==> flow/design.v <==
module half_addr(
    input a,
    input b,
    output sum,
    output carry  
);
assign sum = a ^ b;
assign carry = a & b;
endmodule
module full_addr(
    input a,
    input b,
    input cin,  
    output sum,
    output carry  
);
assign sum = a ^ b ^ cin;
assign carry = (a & b) | (cin & (a ^ b));
endmodule
module i4_addr(
    input  [3:0] a,           
    input  [3:0] b,           
    input        cin,         
    input        valid_in,    
    output [3:0] sum,         
    output       group_g,     
    output       group_p,     
    output       ready_out    
);
wire [3:0] g, p;
assign g = a & b;           
assign p = a | b;           
wire c1, c2, c3;
assign c1 = g[0] | (p[0] & cin);
assign c2 = g[1] | (p[1] & g[0]) | (p[1] & p[0] & cin);
assign c3 = g[2] | (p[2] & g[1]) | (p[2] & p[1] & g[0]) | (p[2] & p[1] & p[0] & cin);
assign group_g = g[3] | (p[3] & g[2]) | (p[3] & p[2] & g[1]) | (p[3] & p[2] & p[1] & g[0]);
assign group_p = p[3] & p[2] & p[1] & p[0];
assign sum[0] = a[0] ^ b[0] ^ cin;
assign sum[1] = a[1] ^ b[1] ^ c1;
assign sum[2] = a[2] ^ b[2] ^ c2;
assign sum[3] = a[3] ^ b[3] ^ c3;
reg ready_out_reg;
always @(*) begin
    if (valid_in) begin
        ready_out_reg = 1'b1;
    end else begin
        ready_out_reg = 1'b0;
    end
end
assign ready_out = ready_out_reg;
endmodule
module i8_addr(
    input  [7:0] a,           
    input  [7:0] b,           
    input        cin,         
    input        valid_in,    
    output [7:0] sum,         
    output       group_g,     
    output       group_p,     
    output       ready_out    
);
wire [3:0] a_low  = a[3:0];
wire [3:0] a_high = a[7:4];
wire [3:0] b_low  = b[3:0];
wire [3:0] b_high = b[7:4];
wire c4;                
wire g_low, p_low;      
wire g_high, p_high;    
wire ready_low, ready_high;
i4_addr cla_low(
    .a(a_low), .b(b_low), .cin(cin), .valid_in(valid_in),
    .sum(sum[3:0]), .group_g(g_low), .group_p(p_low), .ready_out(ready_low)
);
i4_addr cla_high(
    .a(a_high), .b(b_high), .cin(c4), .valid_in(valid_in),
    .sum(sum[7:4]), .group_g(g_high), .group_p(p_high), .ready_out(ready_high)
);
assign c4 = g_low | (p_low & cin);
assign group_g = g_high | (p_high & g_low);
assign group_p = p_high & p_low;
assign ready_out = ready_low & ready_high;
endmodule
module i16_add(
    input  [15:0] a,          
    input  [15:0] b,          
    input        valid_in,    
    output [15:0] sum,        
    output       carry_out,   
    output       ready_out    
);
wire [7:0] a_low  = a[7:0];   
wire [7:0] a_high = a[15:8];  
wire [7:0] b_low  = b[7:0];
wire [7:0] b_high = b[15:8];
wire c0, c8;                
wire g_low, p_low;          
wire g_high, p_high;        
wire ready_low, ready_high; 
assign c0 = 1'b0;           
i8_addr cla_low_8bit(
    .a(a_low), .b(b_low), .cin(c0), .valid_in(valid_in),
    .sum(sum[7:0]), .group_g(g_low), .group_p(p_low), .ready_out(ready_low)
);
i8_addr cla_high_8bit(
    .a(a_high), .b(b_high), .cin(c8), .valid_in(valid_in),
    .sum(sum[15:8]), .group_g(g_high), .group_p(p_high), .ready_out(ready_high)
);
assign c8 = g_low | (p_low & c0);                   
assign carry_out = g_high | (p_high & g_low) | (p_high & p_low & c0);  
assign ready_out = ready_low & ready_high;
endmodule
module i16_sub(
    input  [15:0] a,          
    input  [15:0] b,          
    input        valid_in,    
    output [15:0] diff,       
    output       borrow_out,  
    output       ready_out    
);
wire [15:0] b_neg = ~b;  
wire [7:0] a_low  = a[7:0];
wire [7:0] a_high = a[15:8];
wire [7:0] b_low  = b_neg[7:0];
wire [7:0] b_high = b_neg[15:8];
wire c0, c8;               
wire g_low, p_low;         
wire g_high, p_high;       
wire ready_low, ready_high;
wire carry_result;
assign c0 = 1'b1;           
i8_addr cla_low_8bit(
    .a(a_low), .b(b_low), .cin(c0), .valid_in(valid_in),
    .sum(diff[7:0]), .group_g(g_low), .group_p(p_low), .ready_out(ready_low)
);
i8_addr cla_high_8bit(
    .a(a_high), .b(b_high), .cin(c8), .valid_in(valid_in),
    .sum(diff[15:8]), .group_g(g_high), .group_p(p_high), .ready_out(ready_high)
);
assign c8 = g_low | (p_low & c0);
assign carry_result = g_high | (p_high & g_low) | (p_high & p_low & c0);
assign borrow_out = ~carry_result;
assign ready_out = ready_low & ready_high;
endmodule
module i16_mul(
    input signed [15:0] a,    
    input signed [15:0] b,    
    input        valid_in,
    output signed [15:0] prod,  
    output       ready_out
);
wire sign_a = a[15];
wire sign_b = b[15];
wire sign_res = sign_a ^ sign_b;
wire [15:0] abs_a = sign_a ? (~a + 1'b1) : a;
wire [15:0] abs_b = sign_b ? (~b + 1'b1) : b;
reg [15:0] abs_prod;
integer i;
always @(*) begin
    abs_prod = 16'd0;
    for(i = 0; i < 16; i = i + 1) begin
        if(abs_b[i]) begin
            abs_prod = abs_prod + (abs_a << i);
        end
    end
end
assign prod = sign_res ? (~abs_prod + 1'b1) : abs_prod;
assign ready_out = valid_in;
endmodule
module i16_div(
    input signed [15:0] a,    
    input signed [15:0] b,    
    input        valid_in,
    output signed [15:0] quot,  
    output       ready_out
);
wire sign_a = a[15];
wire sign_b = b[15];
wire sign_res = sign_a ^ sign_b;
wire [15:0] abs_a = sign_a ? (~a + 1'b1) : a;
wire [15:0] abs_b = sign_b ? (~b + 1'b1) : b;
reg [15:0] abs_quot;
reg [31:0] temp_r;  
integer i;
always @(*) begin
    temp_r = 32'd0;
    if (abs_b == 0) begin
        abs_quot = 16'hFFFF;  
    end else begin
        abs_quot = 16'd0;
        temp_r = 32'd0;
        for(i = 15; i >= 0; i = i - 1) begin
            temp_r = temp_r << 1;
            temp_r[0] = abs_a[i];  
            if(temp_r >= {16'd0, abs_b}) begin
                temp_r = temp_r - {16'd0, abs_b};
                abs_quot[i] = 1'b1;
            end
        end
    end
end
assign quot = sign_res ? (~abs_quot + 1'b1) : abs_quot;
assign ready_out = valid_in;
endmodule
module calc(
    input clk,  
    input rst_n,  
    input [7:0] num,
    input [2:0] op,
    input start,
    output reg [15:0] result,
    output reg [15:0] display_val,  
    output [2:0] led_op,  
    output reg stop
);
reg [15:0] local_result;
reg local_stop;
localparam ADD = 3'd6;
localparam SUB = 3'd5;
localparam MUL = 3'd4;
localparam DIV = 3'd1;
localparam ENT = 3'd2;
localparam CLR = 3'd3;
reg [15:0] a, b;
reg [2:0] local_op;
assign led_op = local_op;  
wire [15:0] res_add, res_sub, res_mul, res_div;
i16_add u_add(.a(a), .b(b), .valid_in(1'b1), .sum(res_add), .carry_out(), .ready_out());
i16_sub u_sub(.a(a), .b(b), .valid_in(1'b1), .diff(res_sub), .borrow_out(), .ready_out());
i16_mul u_mul(.a(a), .b(b), .valid_in(1'b1), .prod(res_mul), .ready_out());
i16_div u_div(.a(a), .b(b), .valid_in(1'b1), .quot(res_div), .ready_out());
localparam S_INPUT_A = 2'b00;
localparam S_INPUT_B = 2'b01;
reg [2:0] state;
always @(posedge clk) begin
	if (~rst_n) begin
    	local_stop <= 0;
        a <= 0;
        b <= 0;
        local_result <= 0;
        display_val <= 0;
        local_op <= 0;
        state <= S_INPUT_A;
    end else begin
        if (~start&local_stop) begin
        local_stop <= 0;
        end else if (start&~local_stop) begin
            case (state)
            S_INPUT_A: begin
                if (op == CLR) begin
                    a <= 0; b <= 0; display_val <= 0; local_result <= 0; local_op <= 0;
                end else if (op == ADD || op == SUB || op == MUL || op == DIV) begin
                    local_op <= op;
                    b <= 0;
                    state <= S_INPUT_B;
                end else if (op == 0) begin
                    a <= a * 16'd10 + {8'd0, num};
                    display_val <= a * 16'd10 + {8'd0, num};
                end
            end
            S_INPUT_B: begin
                if (op == CLR) begin
                    a <= 0; b <= 0; display_val <= 0; local_result <= 0; local_op <= 0;
                    state <= S_INPUT_A;
                end else if (op == ENT) begin
                    case (local_op)
                    ADD: begin local_result <= res_add; display_val <= res_add; end
                    SUB: begin local_result <= res_sub; display_val <= res_sub; end
                    DIV: begin local_result <= res_div; display_val <= res_div; end
                    MUL: begin local_result <= res_mul; display_val <= res_mul; end
                    endcase
                    a <= 0;
                    local_op <= 0;  
                    state <= S_INPUT_A;
                end else if (op == 0) begin
                    b <= b * 16'd10 + {8'd0, num};
                    display_val <= b * 16'd10 + {8'd0, num};
                end
            end
            endcase
            local_stop <= 1;
        end
    end
end
always @(posedge clk) begin
    result <= local_result;
    stop <= local_stop;
end
endmodule
Subject: tool reports on calc

Hi,

From RTL to reports: calc
Module calc before and after one edit of its RTL, step after step.
"orig" refers to lines of the RTL above, "edited" to lines of the edited file.
"diff": "edited" minus "orig" as printed here.
Operators: Yosys type, input widths -> output width; for muxes data width and select width s.
Library cell names are shortened.
{ "inputs": {"top_module": "calc", "clock": "clk", "cell_library": "sky130hd", "pvt_corner": "tt_025C_1v80"} }

The edit
Unified diff, file above to edited file.
This change comes from a script, not from a designer. The edited design behaves differently; no optimisation was intended.
begin of diff
@@ -200,5 +200,5 @@
     end
 end
-assign quot = sign_res ? (~abs_quot + 1'b1) : abs_quot;
+assign quot = sign_res ? (~abs_quot | 1'b1) : abs_quot;
 assign ready_out = valid_in;
 endmodule
end of diff

Word-level counts
Counts by Yosys on the flattened word-level netlist (proc, flatten, opt, wreduce; memories kept). Register bits leave out memories and registers merged into their read ports (data or address). Print and check cells are left out. Cells with the same type and inputs are merged into one.
{ "word_totals": {"columns": ["item", "orig", "edited", "diff"], "rows": [
  ["register_bits", 88, 88, 0],
  ["input_bits", 14, 14, 0],
  ["elab_cells", 472, 471, -1]
]} }
{ "classes": {"columns": ["item", "orig", "edited", "diff"], "rows": [
  ["addsub", 36, 35, -1],
  ["n_mul", 2, 2, 0],
  ["compare", 16, 16, 0],
  ["eq_ne", 23, 23, 0],
  ["muxes", 110, 110, 0],
  ["bitwise", 262, 262, 0],
  ["reduce_and_logical", 14, 14, 0]
]} }
{ "op_table": {"columns": ["cell", "orig", "edited", "diff"], "rows": [
  ["$add 16x1->16 const B", 4, 3, -1]
]} }
Unchanged operator kinds not shown: 39.

Depth
Yosys ltp: most cells in a row. Word level: on the elaborated netlist, between registers, memories and ports. Mapped: between sequential cells and ports; inverters and the memories' decode and read muxes count.
{ "depth": {"columns": ["item", "orig", "edited", "diff"], "rows": [
  ["depth_word", 58, 57, -1],
  ["abc_area", "0", "0", null],
  ["ltp_mapped", 344, 318, -26]
]} }

Netlist
The flow's flattened synthesis, as Yosys stat reports it; memories are mapped. The netlist is that of the ABC_AREA named above (0 if unset); the other value can give another one.
{ "types": {"columns": ["cell_type", "orig", "edited", "diff"], "rows": [
  ["xnor2_1", 260, 324, 64],
  ["a21oi_1", 464, 414, -50],
  ["nand2b_1", 132, 100, -32],
  ["a21o_1", 125, 156, 31],
  ["nor2_1", 417, 390, -27],
  ["nand2_1", 360, 387, 27],
  ["o21ai_0", 321, 348, 27],
  ["xor2_1", 125, 99, -26],
  ["nor3_1", 102, 76, -26],
  ["and2_1", 67, 49, -18],
  ["o31ai_1", 55, 37, -18],
  ["nand3_1", 130, 114, -16],
  ["inv_1", 299, 284, -15],
  ["o21ai_1", 27, 13, -14],
  ["a22oi_1", 12, 26, 14],
  ["or3_1", 22, 34, 12],
  ["nor2b_1", 82, 93, 11],
  ["mux2_2", 50, 40, -10]
]} }
Unchanged cell types not shown: 15.
Not every row of either side is listed.
{ "mapped": {"columns": ["item", "orig", "edited", "diff"], "rows": [
  ["cells", 4622, 4500, -122],
  ["mapped_area_um2", 32555.0, 31798.0, -757.0],
  ["sequential_area_um2", 1741.7, 1741.7, 0.0],
  ["ff_cells", 87, 87, 0]
]} }
The figures by module come from a second, unflattened synthesis with its own total; it is not the netlist above.
{ "unflattened": {"columns": ["item", "orig", "edited", "diff"], "rows": [
  ["hier_cells", 5406, 5253, -153],
  ["hier_area_um2", 37777.5, 36632.6, -1144.9]
]} }
Each row is one instance without its submodules.
{ "modules_orig": {"columns": ["mod", "n_inst", "cells", "area_um2"], "rows": [
  ["i16_div", 1, 3123, 20907.6],
  ["i16_mul", 1, 1167, 8079.0],
  ["calc", 1, 757, 6143.4],
  ["i4_addr", 8, 40, 304.0],
  ["i8_addr", 4, 4, 27.5],
  ["i16_sub", 1, 20, 87.6],
  ["i16_add", 1, 3, 17.5]
]} }
{ "modules_edited": {"columns": ["mod", "n_inst", "cells", "area_um2"], "rows": [
  ["i16_div", 1, 2970, 19762.7],
  ["i16_mul", 1, 1167, 8079.0],
  ["calc", 1, 757, 6143.4],
  ["i4_addr", 8, 40, 304.0],
  ["i8_addr", 4, 4, 27.5],
  ["i16_sub", 1, 20, 87.6],
  ["i16_add", 1, 3, 17.5]
]} }

Worst setup path after synthesis
Path of least setup slack by OpenSTA after synthesis, without wires, with an ideal clock, recovery checks aside; 20% of the period is set as input and as output delay. Where synthesis merged equal registers, the netlist keeps one of their names.
{ "synth_path": {"columns": ["item", "orig", "edited", "diff"], "rows": [
  ["path_kind", "flip-flop to flip-flop", "flip-flop to flip-flop", null],
  ["start", "register b[0]", "register b[0]", null],
  ["end", "register display_val[4]", "register local_result[0]", null],
  ["clock_period_ps", 55000, 55000, 0],
  ["setup_time_ps", 116, 127, 11],
  ["t_first_pin_ps", 0, 0, 0],
  ["arrival_ps", 60947, 57647, -3300],
  ["path_slack_ps", -6063, -2774, 3289],
  ["delay_ps", 61063, 57774, -3289],
  ["path_stages", 331, 303, -28],
  ["synth_period_reached_ps", 61063, 57774, -3289]
]} }
"delay_ps" = arrival - input delay + setup time.
"path_stages": output pins that drive a net of the path, with the launching flip-flop's if there is one; two outputs of one cell count as two.
"synth_period_reached_ps" is the clock period less the worst setup slack; recovery checks do not enter. This is arithmetic on one report: input and output delays are still those of the set period (20% each).
Between the ends stands the longest chain of elaborated cells between them, by number of cells; it is not shown to be the way that was timed. Of several equally long chains one is given.
Each line given opens the expression or statement behind the cell; cells for indexed reads and writes are added by Yosys, which also makes memories of some case tables.
A register here has more assigning lines than the two given.
{ "synth_via_orig": {"cell_sequence": "dfxtp_1 inv_1 ha_1 nand2_1 a21boi_2 clkinv_1 clkbuf_1 clkbuf_1 fa_1 nor2b_1 o31a_1 o22a_1 a311o_1 nor2_1 o21a_1 clkbuf_1 clkbuf_1 mux2i_1 [... 295 more ...] nor2b_1 o21ai_0 nand2b_1 a211oi_1 nand4_1 nor3_1 nand4_2 nor2_2 ha_1 a211o_1 o221ai_1 a222oi_1 nand2_1 nand2_1 nor2_1 o21ai_0 nand3_1 o211a_1", "elab_chain_len": 58, "cone_cells": 130} }
{ "synth_lines_orig": {"columns": ["item", "line_no", "source"], "rows": [
  ["start: declaration", 224, "reg [15:0] a, b;"],
  ["start: assignment", 239, "b <= 0;"],
  ["start: assignment", 276, "b <= b * 16'd10 + {8'd0, num};"],
  ["$not 16->16", 181, "wire [15:0] abs_b = sign_b ? (~b + 1'b1) : b;"],
  ["$add 16x1->16", 181, null],
  ["$mux 16", 181, null],
  ["$sub 1x16->17", 196, "temp_r = temp_r - {16'd0, abs_b};"],
  ["$mux 31", 195, "if(temp_r >= {16'd0, abs_b}) begin"],
  ["$mux 31", 187, "if (abs_b == 0) begin"],
  ["$ge 32x16->1", 195, null],
  ["[... 44 more ...]", null, null],
  ["$not 16->16", 202, "assign quot = sign_res ? (~abs_quot + 1'b1) : abs_quot;"],
  ["$add 16x1->16", 202, null],
  ["$mux 16", 202, null],
  ["$pmux 16 s4", 266, "case (local_op)"],
  ["$mux 16", 265, "end else if (op == ENT) begin"],
  ["$mux 16", 262, "if (op == CLR) begin"],
  ["$pmux 16 s2", 248, "case (state)"],
  ["end: assignment", 258, "display_val <= a * 16'd10 + {8'd0, num};"],
  ["end: assignment", 267, "ADD: begin local_result <= res_add; display_val <= res_add; end"],
  ["end: declaration", 212, "output reg [15:0] display_val,"]
]} }
{ "synth_via_edited": {"cell_sequence": "dfxtp_1 inv_1 ha_1 nand2_1 o21a_1 clkinv_1 clkbuf_1 clkbuf_1 fa_1 nor2b_1 o21ai_0 and3_1 o31a_1 a31oi_1 nor2_1 clkbuf_1 clkbuf_1 o21ai_0 [... 267 more ...] nor2b_1 o21ai_0 nand2b_1 a21oi_1 nor2b_1 o21ai_0 nand2b_1 a21oi_1 nor2b_1 o21ai_0 nand2b_1 a21oi_1 o211ai_1 a21oi_1 o211a_1 nand4_1 and4b_1 o31ai_1", "elab_chain_len": 56, "cone_cells": 109} }
{ "synth_lines_edited": {"columns": ["item", "line_no", "source"], "rows": [
  ["start: declaration", 224, "reg [15:0] a, b;"],
  ["start: assignment", 239, "b <= 0;"],
  ["start: assignment", 276, "b <= b * 16'd10 + {8'd0, num};"],
  ["$not 16->16", 181, "wire [15:0] abs_b = sign_b ? (~b + 1'b1) : b;"],
  ["$add 16x1->16", 181, null],
  ["$mux 16", 181, null],
  ["$sub 1x16->17", 196, "temp_r = temp_r - {16'd0, abs_b};"],
  ["$mux 31", 195, "if(temp_r >= {16'd0, abs_b}) begin"],
  ["$mux 31", 187, "if (abs_b == 0) begin"],
  ["$ge 32x16->1", 195, null],
  ["[... 42 more ...]", null, null],
  ["$mux 1", 195, null],
  ["$mux 1", 187, null],
  ["$mux 16", 202, "assign quot = sign_res ? (~abs_quot | 1'b1) : abs_quot;"],
  ["$pmux 16 s4", 266, "case (local_op)"],
  ["$mux 16", 265, "end else if (op == ENT) begin"],
  ["$mux 16", 262, "if (op == CLR) begin"],
  ["$pmux 16 s2", 248, "case (state)"],
  ["end: assignment", 267, "ADD: begin local_result <= res_add; display_val <= res_add; end"],
  ["end: assignment", 268, "SUB: begin local_result <= res_sub; display_val <= res_sub; end"],
  ["end: declaration", 216, "reg [15:0] local_result;"]
]} }

Timing after layout
Path of least setup slack in the final report of each run of set A (OpenROAD, finished layout, wires in). Where an end is a register, its clock arrival counts in the times.
The report prints the path's times to 10 ps; the period is as set.
{ "layout_path": {"columns": ["item", "orig", "edited", "diff"], "rows": [
  ["path_kind", "flip-flop to flip-flop", "flip-flop to flip-flop", null],
  ["start", "register a[6]", "register b[0]", null],
  ["end", "register local_result[4]", "register display_val[0]", null],
  ["clock_period_ps", 55000, 55000, 0],
  ["setup_time_ps", 60, 110, 50],
  ["t_first_pin_ps", 350, 350, 0],
  ["arrival_ps", 51710, 51170, -540],
  ["path_slack_ps", 3580, 4060, 480],
  ["path_stages", 303, 274, -29]
]} }
Between the ends stands the longest chain of elaborated cells between them, by number of cells; it is not shown to be the way that was timed. Of several equally long chains one is given.
A register here has more assigning lines than the two given.
{ "layout_via_orig": {"cell_sequence": "dfxtp_1 nor4_2 buf_4 nand4_1 or3_4 and4b_1 inv_1 ha_1 nor2_2 and3_1 nor2_1 nand2_1 and3_1 ha_1 nor2b_2 o31a_1 o22a_1 a311o_1 [... 267 more ...] nor2b_1 o21ai_0 nand2b_1 a211oi_2 nand4_1 nor3_2 nand4_4 nor2_4 ha_4 a31oi_1 o221ai_2 a222oi_1 nand2_1 nand2_2 buf_4 nor3_2 a21oi_1 nor2b_1", "elab_chain_len": 58, "cone_cells": 81} }
{ "layout_lines_orig": {"columns": ["item", "line_no", "source"], "rows": [
  ["start: declaration", 224, "reg [15:0] a, b;"],
  ["start: assignment", 238, "a <= 0;"],
  ["start: assignment", 257, "a <= a * 16'd10 + {8'd0, num};"],
  ["$not 16->16", 180, "wire [15:0] abs_a = sign_a ? (~a + 1'b1) : a;"],
  ["$add 16x1->16", 180, null],
  ["$mux 16", 180, null],
  ["$sub 1x16->17", 196, "temp_r = temp_r - {16'd0, abs_b};"],
  ["$mux 31", 195, "if(temp_r >= {16'd0, abs_b}) begin"],
  ["$mux 31", 187, "if (abs_b == 0) begin"],
  ["$ge 32x16->1", 195, null],
  ["[... 44 more ...]", null, null],
  ["$not 16->16", 202, "assign quot = sign_res ? (~abs_quot + 1'b1) : abs_quot;"],
  ["$add 16x1->16", 202, null],
  ["$mux 16", 202, null],
  ["$pmux 16 s4", 266, "case (local_op)"],
  ["$mux 16", 265, "end else if (op == ENT) begin"],
  ["$mux 16", 262, "if (op == CLR) begin"],
  ["$pmux 16 s2", 248, "case (state)"],
  ["end: assignment", 267, "ADD: begin local_result <= res_add; display_val <= res_add; end"],
  ["end: assignment", 268, "SUB: begin local_result <= res_sub; display_val <= res_sub; end"],
  ["end: declaration", 216, "reg [15:0] local_result;"]
]} }
{ "layout_via_edited": {"cell_sequence": "dfxtp_2 inv_1 ha_1 or4b_4 o41ai_2 xnor2_1 a211oi_2 and3_1 a21oi_1 a21o_1 fa_1 nor2b_1 o21ai_1 and3_1 o31a_1 a31oi_4 nor2_4 buf_6 [... 238 more ...] nor2b_1 o21ai_0 nand2b_1 a21oi_1 nor2b_1 o21ai_0 nand2b_1 a21oi_1 nor2b_1 o21ai_0 nand2b_1 a21oi_1 o211ai_1 a21oi_1 o211a_1 nand4_1 and4b_2 o31ai_1", "elab_chain_len": 56, "cone_cells": 109} }
{ "layout_lines_edited": {"columns": ["item", "line_no", "source"], "rows": [
  ["start: declaration", 224, "reg [15:0] a, b;"],
  ["start: assignment", 239, "b <= 0;"],
  ["start: assignment", 276, "b <= b * 16'd10 + {8'd0, num};"],
  ["$not 16->16", 181, "wire [15:0] abs_b = sign_b ? (~b + 1'b1) : b;"],
  ["$add 16x1->16", 181, null],
  ["$mux 16", 181, null],
  ["$sub 1x16->17", 196, "temp_r = temp_r - {16'd0, abs_b};"],
  ["$mux 31", 195, "if(temp_r >= {16'd0, abs_b}) begin"],
  ["$mux 31", 187, "if (abs_b == 0) begin"],
  ["$ge 32x16->1", 195, null],
  ["[... 42 more ...]", null, null],
  ["$mux 1", 195, null],
  ["$mux 1", 187, null],
  ["$mux 16", 202, "assign quot = sign_res ? (~abs_quot | 1'b1) : abs_quot;"],
  ["$pmux 16 s4", 266, "case (local_op)"],
  ["$mux 16", 265, "end else if (op == ENT) begin"],
  ["$mux 16", 262, "if (op == CLR) begin"],
  ["$pmux 16 s2", 248, "case (state)"],
  ["end: assignment", 258, "display_val <= a * 16'd10 + {8'd0, num};"],
  ["end: assignment", 267, "ADD: begin local_result <= res_add; display_val <= res_add; end"],
  ["end: declaration", 212, "output reg [15:0] display_val,"]
]} }

Layout results
Both versions went through the flow (Yosys, OpenROAD) with the same settings in each pair. Constraints: input delay and output delay 20% of the set period each, output load 0.01 pF.
{ "settings_set_A": {"CORE_UTILIZATION": 40, "PLACE_DENSITY": 0.6, "period_ns": 55.0, "CAP_MARGIN": 20, "CORE_MARGIN": 2, "SLEW_MARGIN": 20} }
{ "results_set_A": {"columns": ["item", "orig", "edited", "diff"], "rows": [
  ["ys_area_um2", 32555.0, 31798.0, -757.0],
  ["dieArea_um2", 83685.8, 81767.4, -1918.4],
  ["layout_stdcell_area_um2", 37483.4, 35047.4, -2436.0],
  ["util_pct", 46.5, 44.4, -2.1],
  ["setup_ws_ps", 3578, 4063, 485],
  ["tns_setup_ps", 0, 0, 0],
  ["worst_hold_slack_ps", 360, 349, -11],
  ["clock_period_reached_ps", 51422, 50937, -485]
]} }
{ "settings_set_B": {"ABC_AREA": 1, "CAP_MARGIN": 15, "CELL_PAD_IN_SITES_GLOBAL_PLACEMENT": 1, "CORE_ASPECT_RATIO": 1.36, "CORE_UTILIZATION": 18, "CTS_CLUSTER_DIAMETER": 341, "GPL_TIMING_DRIVEN": 0, "PLACE_DENSITY_LB_ADDON": 0.12, "period_ns": 59.8, "CORE_MARGIN": 2, "SLEW_MARGIN": 20} }
{ "results_set_B": {"columns": ["item", "orig", "edited", "diff"], "rows": [
  ["ys_area_um2", 33692.3, 33230.6, -461.7],
  ["dieArea_um2", 190695.0, 188108.0, -2587.0],
  ["layout_stdcell_area_um2", 38323.0, 37831.3, -491.7],
  ["util_pct", 20.6, 20.7, 0.1],
  ["setup_ws_ps", 5573, 5768, 195],
  ["tns_setup_ps", 0, 0, 0],
  ["worst_hold_slack_ps", 349, 358, 9],
  ["clock_period_reached_ps", 54227, 54032, -195]
]} }
"clock_period_reached_ps" is the run's clock period less its worst setup slack. It is reckoned from that one timing run; input and output delays stay at 20% of the period that was set.

Regards
